==> flow/design.v <==
`timescale 1ns / 1ps
module Simple_Dual_BRAM #(
    parameter BRAM_DATA_WIDTH = 96,
    parameter BRAM_DEPTH = 256,
    parameter BRAM_ADDR_WIDTH = $clog2(BRAM_DEPTH)
)
(
    input clk,
    input we_a,
    input en_a,
    input [BRAM_ADDR_WIDTH - 1 : 0] addr_a,
    input [BRAM_DATA_WIDTH - 1 : 0] din_a,
    input en_b,
    input [BRAM_ADDR_WIDTH - 1 : 0] addr_b,
    output [BRAM_DATA_WIDTH - 1 : 0] dout_b
);
reg [BRAM_DATA_WIDTH - 1 : 0] dout_b_r;
assign dout_b = dout_b_r;
(* RAM_STYLE = "BLOCK" *) reg [BRAM_DATA_WIDTH - 1 : 0] ram [BRAM_DEPTH - 1 : 0];
always @(posedge clk) begin
    if (en_a)
        if (we_a)
            ram[addr_a] <= din_a;
    if (en_b)
        dout_b_r <= ram[addr_b];
end
endmodule
`timescale 1ns/1ps
module ddr_axi_read #(
    parameter DATA_WIDTH = 64,
    parameter ADDR_WIDTH = 29,
    parameter BURST_LEN_WIDTH = 8,
    parameter NUM_BURST_WIDTH = 8
)
(
    input ACLK,
    input ARESETN,
    input rd_start,
    input [BURST_LEN_WIDTH - 1 : 0] rd_burst_len, 
    input [ADDR_WIDTH - 1 : 0] rd_start_addr,
    input [NUM_BURST_WIDTH - 1 : 0] rd_num_burst,  
    output rd_ready,  
    output [DATA_WIDTH - 1 : 0] rd_fifo_data,
    output rd_fifo_we,
    output rd_done,  
    output [3 : 0] m_axi_arid,
    output [ADDR_WIDTH - 1 : 0] m_axi_araddr,
    output [BURST_LEN_WIDTH - 1 : 0] m_axi_arlen,
    output [2 : 0] m_axi_arsize,
    output [1 : 0] m_axi_arburst,
    output [0 : 0] m_axi_arlock,
    output [3 : 0] m_axi_arcache,
    output [2 : 0] m_axi_arprot,
    output [3 : 0] m_axi_arqos,
    output m_axi_arvalid,
    input m_axi_arready,
    output m_axi_rready,
    input m_axi_rlast,
    input m_axi_rvalid,
    input [1 : 0] m_axi_rresp,
    input [3 : 0] m_axi_rid,
    input [DATA_WIDTH - 1 : 0] m_axi_rdata
);
    localparam S_RD_IDLE = 3'd0;
    localparam S_RA_START = 3'd1;
    localparam S_RA_WAIT = 3'd2;
    localparam S_RD_PROC = 3'd3;
    localparam S_RD_DONE = 3'd4;
    reg [2 : 0] rd_state;
    reg [2 : 0] rd_state_d1;
    always @(posedge ACLK) begin
        rd_state_d1 <= rd_state;
    end
    reg [ADDR_WIDTH - 1 : 0] m_axi_araddr_reg;
    reg [BURST_LEN_WIDTH - 1 : 0] m_axi_arlen_reg;
    reg m_axi_arvalid_reg;
    assign m_axi_arid = 4'b1111;
    assign m_axi_arsize = 3'b011;  
    assign m_axi_arburst = 2'b01;  
    assign m_axi_arlock = 1'b0;  
    assign m_axi_arcache = 4'b0011;  
    assign m_axi_arprot = 3'b000;  
    assign m_axi_arqos = 4'b0000;  
    assign m_axi_rready = 1'b1;
    reg [NUM_BURST_WIDTH - 1 : 0] num_burst_counter;  
    reg [NUM_BURST_WIDTH - 1 : 0] num_burst_rd_counter;  
    always @(posedge ACLK or negedge ARESETN) begin
        if (~ARESETN) begin
            num_burst_counter <= 0;
        end else if (rd_state == S_RD_IDLE & rd_start) begin
            num_burst_counter <= rd_num_burst - 1;
        end else if (rd_state == S_RA_WAIT & (m_axi_arvalid & m_axi_arready)) begin
            num_burst_counter <= num_burst_counter - 1;
        end
    end
    always @(posedge ACLK or negedge ARESETN) begin
        if (~ARESETN) begin
            num_burst_rd_counter <= 0;
        end else if (rd_state == S_RD_IDLE & rd_start) begin
            num_burst_rd_counter <= rd_num_burst;
        end else if (rd_state != S_RD_IDLE & (m_axi_rlast & m_axi_rvalid & m_axi_rready)) begin
            num_burst_rd_counter <= num_burst_rd_counter - 1;
        end
    end
    always @(posedge ACLK or negedge ARESETN) begin
        if (!ARESETN) begin
            rd_state <= S_RD_IDLE;
            m_axi_araddr_reg <= 0;
            m_axi_arlen_reg <= 0;
            m_axi_arvalid_reg <= 0;
        end else begin
            case (rd_state)
                S_RD_IDLE: begin
                    if (rd_start) begin
                        rd_state <= S_RA_START;
                        m_axi_araddr_reg <= rd_start_addr;
                        m_axi_arlen_reg <= rd_burst_len - 1;
                    end
                end
                S_RA_START: begin
                    rd_state <= S_RA_WAIT;
                    m_axi_arvalid_reg <= 1;
                end
                S_RA_WAIT: begin
                    if (m_axi_arvalid & m_axi_arready) begin
                        if (num_burst_counter == 0) begin
                            rd_state <= S_RD_PROC;
                            m_axi_arvalid_reg <= 0;
                        end else if (num_burst_counter > 0) begin
                            rd_state <= S_RA_START;
                            m_axi_arvalid_reg <= 0;
                            m_axi_araddr_reg <= m_axi_araddr_reg + ((m_axi_arlen_reg + 1) << m_axi_arsize);
                        end
                    end
                end
                S_RD_PROC: begin
                    if (num_burst_rd_counter == 0) begin
                        rd_state <= S_RD_DONE;
                    end
                end
                S_RD_DONE: begin
                    rd_state <= S_RD_IDLE;
                end
            endcase
        end
    end
    assign rd_ready = (rd_state == S_RD_IDLE);
    assign m_axi_arvalid = m_axi_arvalid_reg;
    assign m_axi_araddr = m_axi_araddr_reg;
    assign m_axi_arlen = m_axi_arlen_reg;
    assign rd_done = (rd_state == S_RD_DONE);
    assign rd_fifo_we = m_axi_rvalid & m_axi_rready;
    assign rd_fifo_data = m_axi_rdata;
endmodule
`timescale 1ns / 1ps
module pp_buffer_wrapper #(
    parameter BRAM0_DEPTH = 32,
    parameter BRAM0_DW = 64,
    parameter BRAM1_DEPTH = 32,
    parameter BRAM1_DW = 64,
    parameter BURST_LEN_WIDTH = 8,
    parameter NUM_BURST_WIDTH = 8,
    parameter DDR_ADDR_WIDTH = 29,
    parameter DDR_DW = 64,
    parameter BRAM0_ADDR_WIDTH = $clog2(BRAM0_DEPTH),
    parameter BRAM1_ADDR_WIDTH = $clog2(BRAM1_DEPTH)
)
(
    input clk,
    input rst_n,
    input rd_start,
    input [BURST_LEN_WIDTH - 1 : 0] rd_burst_len,
    input [NUM_BURST_WIDTH - 1 : 0] rd_num_burst,
    input [DDR_ADDR_WIDTH - 1 : 0] rd_start_addr,    
    output rd_ready,
    output rd_done,
    input [BRAM0_ADDR_WIDTH - 1 : 0] rd_start_bram_addr,
    input bram0_r_en,
    input bram1_r_en,
    output [BRAM0_DW - 1 : 0] bram0_rdata,
    output [BRAM1_DW - 1 : 0] bram1_rdata,
    input [BRAM0_ADDR_WIDTH - 1 : 0] bram0_r_addr,
    input [BRAM1_ADDR_WIDTH - 1 : 0] bram1_r_addr,
    output [3: 0] m_axi_arid,
    output [DDR_ADDR_WIDTH - 1 : 0] m_axi_araddr,
    output [BURST_LEN_WIDTH - 1 : 0] m_axi_arlen,
    output [2 : 0] m_axi_arsize,
    output [1 : 0] m_axi_arburst,
    output         m_axi_arlock,
    output [3 : 0] m_axi_arcache,
    output [2 : 0] m_axi_arprot,
    output [3 : 0] m_axi_arqos,
    output         m_axi_arvalid,
    input          m_axi_arready,
    output m_axi_rready,
    input m_axi_rlast,
    input m_axi_rvalid,
    input [1 : 0] m_axi_rresp,
    input [3 : 0] m_axi_rid,
    input [DDR_DW - 1 : 0] m_axi_rdata
);
reg [1 : 0] d2b_active_bram;  
reg [BRAM0_ADDR_WIDTH - 1 : 0] d2b_bram_addr;
wire [BRAM0_ADDR_WIDTH - 1 : 0] bram0_w_addr;
wire [BRAM1_ADDR_WIDTH - 1 : 0] bram1_w_addr;
wire [BRAM0_DW - 1 : 0] bram0_wdata;
wire [BRAM1_DW - 1 : 0] bram1_wdata;
wire [BRAM0_DW - 1 : 0] rd_fifo_data;
wire rd_fifo_we;
wire bram0_w_en, bram1_w_en;
wire bram0_we, bram1_we;
always @(posedge clk or negedge rst_n) begin
    if (~rst_n) begin
        d2b_active_bram <= 2'b01;  
    end else if (rd_done) begin
        d2b_active_bram <= ~d2b_active_bram;  
    end
end
always @(posedge clk or negedge rst_n) begin
    if (~rst_n) begin
        d2b_bram_addr <= 0;
    end else if (rd_start & rd_ready) begin
        d2b_bram_addr <= rd_start_bram_addr;
    end else if (rd_fifo_we) begin
        d2b_bram_addr <= d2b_bram_addr + 1;
    end
end
assign bram0_w_en = 1;
assign bram1_w_en = 1;
assign bram0_wdata = (d2b_active_bram[0])? rd_fifo_data : 0;
assign bram1_wdata = (d2b_active_bram[1])? rd_fifo_data : 0;
assign bram0_we = (d2b_active_bram[0])? rd_fifo_we : 0;
assign bram1_we = (d2b_active_bram[1])? rd_fifo_we : 0;
assign bram0_w_addr = (d2b_active_bram[0])? d2b_bram_addr : 0;
assign bram1_w_addr = (d2b_active_bram[1])? d2b_bram_addr : 0;
ddr_axi_read #(
    .DATA_WIDTH(DDR_DW), 
    .ADDR_WIDTH(DDR_ADDR_WIDTH), 
    .BURST_LEN_WIDTH(BURST_LEN_WIDTH), 
    .NUM_BURST_WIDTH(NUM_BURST_WIDTH) 
)
inst_ddr_axi_read
(
    .ACLK(clk), 
    .ARESETN(rst_n), 
    .rd_start(rd_start), 
    .rd_burst_len(rd_burst_len), 
    .rd_start_addr(rd_start_addr), 
    .rd_num_burst(rd_num_burst), 
    .rd_ready(rd_ready), 
    .rd_fifo_data(rd_fifo_data), 
    .rd_fifo_we(rd_fifo_we), 
    .rd_done(rd_done), 
    .m_axi_arid(m_axi_arid), 
    .m_axi_araddr(m_axi_araddr), 
    .m_axi_arlen(m_axi_arlen), 
    .m_axi_arsize(m_axi_arsize), 
    .m_axi_arburst(m_axi_arburst), 
    .m_axi_arlock(m_axi_arlock), 
    .m_axi_arcache(m_axi_arcache), 
    .m_axi_arprot(m_axi_arprot), 
    .m_axi_arqos(m_axi_arqos), 
    .m_axi_arvalid(m_axi_arvalid), 
    .m_axi_arready(m_axi_arready), 
    .m_axi_rready(m_axi_rready), 
    .m_axi_rlast(m_axi_rlast), 
    .m_axi_rvalid(m_axi_rvalid), 
    .m_axi_rresp(m_axi_rresp), 
    .m_axi_rid(m_axi_rid), 
    .m_axi_rdata(m_axi_rdata) 
);
Simple_Dual_BRAM #(
    .BRAM_DATA_WIDTH(BRAM0_DW),
    .BRAM_DEPTH(BRAM0_DEPTH),
    .BRAM_ADDR_WIDTH(BRAM0_ADDR_WIDTH)
)
inst0_Simple_Dual_BRAM
(
    .clk(clk),
    .we_a(bram0_we),
    .en_a(bram0_w_en),
    .addr_a(bram0_w_addr),
    .din_a(bram0_wdata),
    .en_b(bram0_r_en),
    .addr_b(bram0_r_addr),
    .dout_b(bram0_rdata)
);
Simple_Dual_BRAM #(
    .BRAM_DATA_WIDTH(BRAM1_DW),
    .BRAM_DEPTH(BRAM1_DEPTH),
    .BRAM_ADDR_WIDTH(BRAM1_ADDR_WIDTH)
)
inst1_Simple_Dual_BRAM
(
    .clk(clk),
    .we_a(bram1_we),
    .en_a(bram1_w_en),
    .addr_a(bram1_w_addr),
    .din_a(bram1_wdata),
    .en_b(bram1_r_en),
    .addr_b(bram1_r_addr),
    .dout_b(bram1_rdata)
);
endmodule
=== Tool chain data of pp_buffer_wrapper ===
What the tools print for pp_buffer_wrapper, step after step.
Line numbers count from 1 in the design file above.
Operators carry their Yosys type and port widths (W data, S select, Z words).
Library cell names are shortened.
The mark - stands for no value.

* Top module: pp_buffer_wrapper
* Clock port: clk
* Cell library: sky130hd
* Timing corner: tt_025C_1v80

=== Word level ===
Source: Yosys, flattened and elaborated, memories not mapped. Widths are those after wreduce. Registers that Yosys merges into a memory's read port (data or address) are not register bits. Print and check cells do not count. Equal cells are merged and count once.
Yosys's memory passes give these memory sizes; they may raise the number of words (mostly to a power of two), join words into wider ones and drop unused or constant bits.

* Output and inout bits: 190
* Elaborated cells: 81
* Register bits after elaboration: 64
* RAM bits: 4,096
* Memory cells: 2
* Clocked read ports x word width: 128

{| class="wikitable"
|+ Memories
! name !! depth !! bits a word !! read ports !! wr ports !! line !! RTL
|-
| inst0_Simple_Dual_BRAM.ram || 32 || 64 || 1 || 1 || 19 || <nowiki>(* RAM_STYLE = "BLOCK" *) reg [BRAM_DATA_WIDTH - 1 : 0] ram [BRAM_DEPTH - 1 : 0];</nowiki>
|-
| inst1_Simple_Dual_BRAM.ram || 32 || 64 || 1 || 1 || 19 ||
|}

* Multiplexer cells: 33
* Magnitude comparators: 1
* Bitwise logic cells: 6
* Reduce/logical cells: 14
* Add/sub/neg operators: 7
* Eq/ne operators: 10

{| class="wikitable"
|+ Operator list
! cell !! count
|-
| $mux W64 || 4
|-
| $mux W29 || 4
|-
| $pmux W29 S2 || 1
|-
| $sub A8 B1 Y8 const B || 4
|-
| $mux W8 || 4
|-
| $mux W5 || 6
|-
| $add A29 B29 Y29 || 1
|-
| $logic_not A8 Y1 || 2
|-
| $pmux W3 S5 || 1
|-
| $mux W3 || 5
|-
| $reduce_bool A2 Y1 || 5
|-
| $reduce_and A5 Y1 || 2
|-
| $add A8 B1 Y9 const B || 1
|-
| $ne A2 B2 Y1 const B || 4
|-
| $gt A8 B1 Y1 const B || 1
|-
| $mux W1 || 7
|-
| $eq A3 B2 Y1 const B || 2
|-
| $and A1 B1 Y1 || 5
|-
| $add A5 B1 Y5 const B || 1
|-
| $reduce_bool A5 Y1 || 1
|-
| $eq A3 B1 Y1 const B || 1
|-
| $eq A3 B3 Y1 const B || 1
|-
| $ne A3 B3 Y1 const B || 1
|-
| $logic_not A3 Y1 || 1
|-
| $reduce_and A3 Y1 || 1
|-
| $reduce_bool A3 Y1 || 1
|-
| $ne A2 B1 Y1 const B || 1
|-
| $not A2 Y2 || 1
|}

Not listed: further kinds 2, cells in them 2.

=== Logic depth ===
Yosys ltp: most cells in a row. Word level: on the elaborated netlist, between registers, memories and ports. Mapped: between sequential cells and ports; inverters and the memories' decode and read muxes count.

* Depth after elaboration: 6
* ABC_AREA: 0
* Mapped depth: 12
* Gate-level depth less buffers: 11

=== Netlist ===
The flow's flattened synthesis, as Yosys stat reports it; memories are mapped. The netlist is that of the ABC_AREA named above (0 if unset); the other value can give another one.

{| class="wikitable"
|+ Cell types
! cell !! count !! area in all (um^2)
|-
| edfxtp_1 || 4,224 || 1.27E+05
|-
| mux4_2 || 1,024 || 2.31E+04
|-
| mux2i_1 || 515 || 5.15E+03
|-
| dfrtp_1 || 63 || 1.58E+03
|-
| a22o_1 || 130 || 1.14E+03
|-
| a221oi_1 || 128 || 1.12E+03
|-
| and2_1 || 133 || 832.048
|-
| clkbuf_1 || 193 || 724.445
|-
| buf_2 || 125 || 625.6
|-
| nor2_1 || 100 || 375.36
|-
| nand2_1 || 83 || 311.549
|-
| buf_1 || 64 || 240.23
|-
| ha_1 || 15 || 187.68
|-
| o21ai_0 || 35 || 175.168
|-
| buf_4 || 23 || 172.666
|-
| xor2_1 || 18 || 157.651
|-
| nand3_1 || 28 || 140.134
|-
| a21oi_1 || 27 || 135.13
|}

Other cell types: 45; their cells: 188.

* Standard cells after synthesis: 7,116
* Synthesis area: 0.1642888 mm^2
* Mapped flip-flops: 4,288
* Sequential part of the area: 0.1284444 mm^2
* Buffers: 406

By module: a second synthesis without flattening, with its own total; a netlist apart from the flattened one above.

* Cell total of the unflattened synthesis: 6,956
* Area (unflattened synthesis): 0.1648744 mm^2

Each row is one instance without its submodules.

{| class="wikitable"
|+ Modules
! module !! times used !! cells !! area (mm^2) !! seq. area (mm^2)
|-
| Simple_Dual_BRAM || 2 || 3,111 || 0.0795876 || 0.0634208
|-
| ddr_axi_read || 1 || 547 || 0.0044343 || 0.0014264
|-
| pp_buffer_wrapper || 1 || 187 || 0.001265 || 0.0001764
|}

=== Worst setup path after synthesis ===
Path of least setup slack by OpenSTA after synthesis, without wires, with an ideal clock, recovery checks aside; 20% of the period is set as input and as output delay. Where synthesis merged equal registers, the netlist keeps one of their names.

* Kind: input port to flip-flop
* Start point: input port m_axi_rvalid
* End point: memory inst0_Simple_Dual_BRAM.ram[15][0]
* Period: 4.0 ns
* Path slack: -0.624 ns
* Input delay: 0.800 ns
* Setup time: 0.487 ns
* Stages on the path: 3
* Path buffers: 1
* Delay of the path: 3.824 ns
* Time at the first pin: 0.800 ns
* Data arrival time: 4.137 ns
* Synthesis period reached: 4.624 ns

"delay of the path" is the arrival time less input delay plus setup time.
"stages on the path": output pins that drive a net of the path, with the launching flip-flop's if there is one; two outputs of one cell count as two.
"synthesis period reached" is the clock period less the worst setup slack; recovery checks do not enter. This is arithmetic on one report: input and output delays are still those of the set period (20% each).
Between the ends stands the longest chain of elaborated cells between them, by number of cells; it is not shown to be the way that was timed. Of several equally long chains one is given.
A line is the first line of the expression or statement that the cell stems from. Yosys adds cells for indexed reads and writes and turns some case tables into memories.
Only ways into the end's enable, where the timed path ends, are counted here.

* Cell sequence: buf_1 > nand4_1 > nor2_1
* Cells in the longest elaborated chain: 2

{| class="wikitable"
|+ Ends and longest elaborated chain, after synthesis
! element !! line !! RTL
|-
| from (decl) || 197 || <nowiki>input m_axi_rvalid,</nowiki>
|-
| $mux W1 || 232 || <nowiki>assign bram0_we = (d2b_active_bram[0])? rd_fifo_we : 0;</nowiki>
|-
| $mux W5 || 22 || <nowiki>if (we_a)</nowiki>
|-
| to (decl) || 19 || <nowiki>(* RAM_STYLE = "BLOCK" *) reg [BRAM_DATA_WIDTH - 1 : 0] ram [BRAM_DEPTH - 1 : 0];</nowiki>
|}

=== Worst path after layout ===
Path of least setup slack in the final report of run A (OpenROAD, finished layout, wires in). Where an end is a register, its clock arrival counts in the times.

* Kind: flip-flop to output port
* Start point: register inst_ddr_axi_read.rd_state[2]
* End point: output port rd_ready
* Output delay: 0.80 ns
* Stages on the path: 3
* Path buffers: 1
* Period: 4.01 ns
* Data arrival time: 2.79 ns
* Path slack: 0.42 ns
* Time at the first pin: 0.99 ns

Between the ends stands the longest chain of elaborated cells between them, by number of cells; it is not shown to be the way that was timed. Of several equally long chains one is given.
A register here has more assigning lines than the two given.

* Cell sequence: dfrtp_1 > nor3_1 > clkdlybuf4s50_1
* Cells in the longest elaborated chain: 1

{| class="wikitable"
|+ Ends and longest elaborated chain, post-layout
! element !! line !! RTL
|-
| from (decl) || 69 || <nowiki>reg [2 : 0] rd_state;</nowiki>
|-
| from (assign) || 107 || <nowiki>rd_state <= S_RD_IDLE;</nowiki>
|-
| from (assign) || 115 || <nowiki>rd_state <= S_RA_START;</nowiki>
|-
| $logic_not A3 Y1 || 147 || <nowiki>assign rd_ready = (rd_state == S_RD_IDLE);</nowiki>
|-
| to (decl) || 175 || <nowiki>output rd_ready,</nowiki>
|}

Below are 2 stored runs of the flow (Yosys, OpenROAD; platform sky130hd) on pp_buffer_wrapper, each with its settings and what was measured, unordered. Constraints: input delay and output delay 20% of the set period each, output load 0.01 pF.
By "achieved clock period" is meant the clock period of the run minus its worst setup slack. This is arithmetic on one report: input and output delays are still those of the set period (20% each).
"worst setup path time" = time allowed to the worst setup path (clock period - input delay - output delay, where it has them) - its slack; a late launch clock adds to it, a late capture clock takes from it.
"power" is the tool's figure for a default switching activity; nothing was simulated.

Run A
==> flow/run.sh <==
#!/bin/bash
# the make line also repeats the synthesis and layout settings of config.mk as NAME=value (left out here)
make -C /OpenROAD-flow-scripts/flow DESIGN_CONFIG=/design/flow/config.mk WORK_HOME=/design/flow/orfs CLKGATE_MAP_FILE= finish
==> flow/config.mk <==
export PLATFORM = sky130hd
export DESIGN_NAME = pp_buffer_wrapper
export DESIGN_NICKNAME = pp_buffer_wrapper
export VERILOG_FILES = /design/flow/design.v
export SDC_FILE = /design/flow/constraint.sdc
export NUM_CORES = 4
export LEC_CHECK = 0
export ABC_AREA = 0
export CAP_MARGIN = 20
export CELL_PAD_IN_SITES_GLOBAL_PLACEMENT = 0
export CORE_ASPECT_RATIO = 1.5
export CORE_MARGIN = 2
export CORE_UTILIZATION = 22
export GPL_ROUTABILITY_DRIVEN = 0
export PLACE_DENSITY_LB_ADDON = 0.0
export SLEW_MARGIN = 5
export TNS_END_PERCENT = 15
==> flow/constraint.sdc <==
create_clock -name core_clock -period 4.01 [get_ports {clk}]
set_input_delay 0.8020 -clock core_clock [delete_from_list [all_inputs] [get_ports {clk}]]
set_output_delay 0.8020 -clock core_clock [all_outputs]
set_load 0.01 [all_outputs]

==> results of run A <==
chip area after synthesis (Yosys): 0.1642888 mm^2
die area: 0.753837 mm^2
standard-cell area of the final layout: 0.203833 mm^2
utilization: 0.274
worst setup slack after layout: 0.421 ns
total negative slack: 0.000 ns
worst hold slack: 0.275 ns
power: 117,993 uW
achieved clock period: 3.589 ns
worst setup path time: 2.79 ns
worst setup path kind: flip-flop to output port

Run B
==> flow/run.sh <==
#!/bin/bash
# the make line also repeats the synthesis and layout settings of config.mk as NAME=value (left out here)
make -C /OpenROAD-flow-scripts/flow DESIGN_CONFIG=/design/flow/config.mk WORK_HOME=/design/flow/orfs CLKGATE_MAP_FILE= finish
==> flow/config.mk <==
export PLATFORM = sky130hd
export DESIGN_NAME = pp_buffer_wrapper
export DESIGN_NICKNAME = pp_buffer_wrapper
export VERILOG_FILES = /design/flow/design.v
export SDC_FILE = /design/flow/constraint.sdc
export NUM_CORES = 4
export LEC_CHECK = 0
export CAP_MARGIN = 20
export CELL_PAD_IN_SITES_DETAIL_PLACEMENT = 2
export CORE_MARGIN = 10
export CORE_UTILIZATION = 27
export CTS_CLUSTER_DIAMETER = 57
export HOLD_SLACK_MARGIN = 0.17
export MAX_ROUTING_LAYER = met4
export PLACE_DENSITY = 0.6
export SLEW_MARGIN = 30
==> flow/constraint.sdc <==
create_clock -name core_clock -period 2.46 [get_ports {clk}]
set_input_delay 0.4920 -clock core_clock [delete_from_list [all_inputs] [get_ports {clk}]]
set_output_delay 0.4920 -clock core_clock [all_outputs]
set_load 0.01 [all_outputs]

==> results of run B <==
chip area after synthesis (Yosys): 0.1642888 mm^2
die area: 0.64008 mm^2
standard-cell area of the final layout: 0.20685 mm^2
utilization: 0.341
worst setup slack after layout: -0.667 ns
total negative slack: -10.886 ns
worst hold slack: 0.240 ns
power: 193,447 uW
achieved clock period: 3.127 ns
worst setup path time: 3.13 ns
worst setup path kind: flip-flop to flip-flop
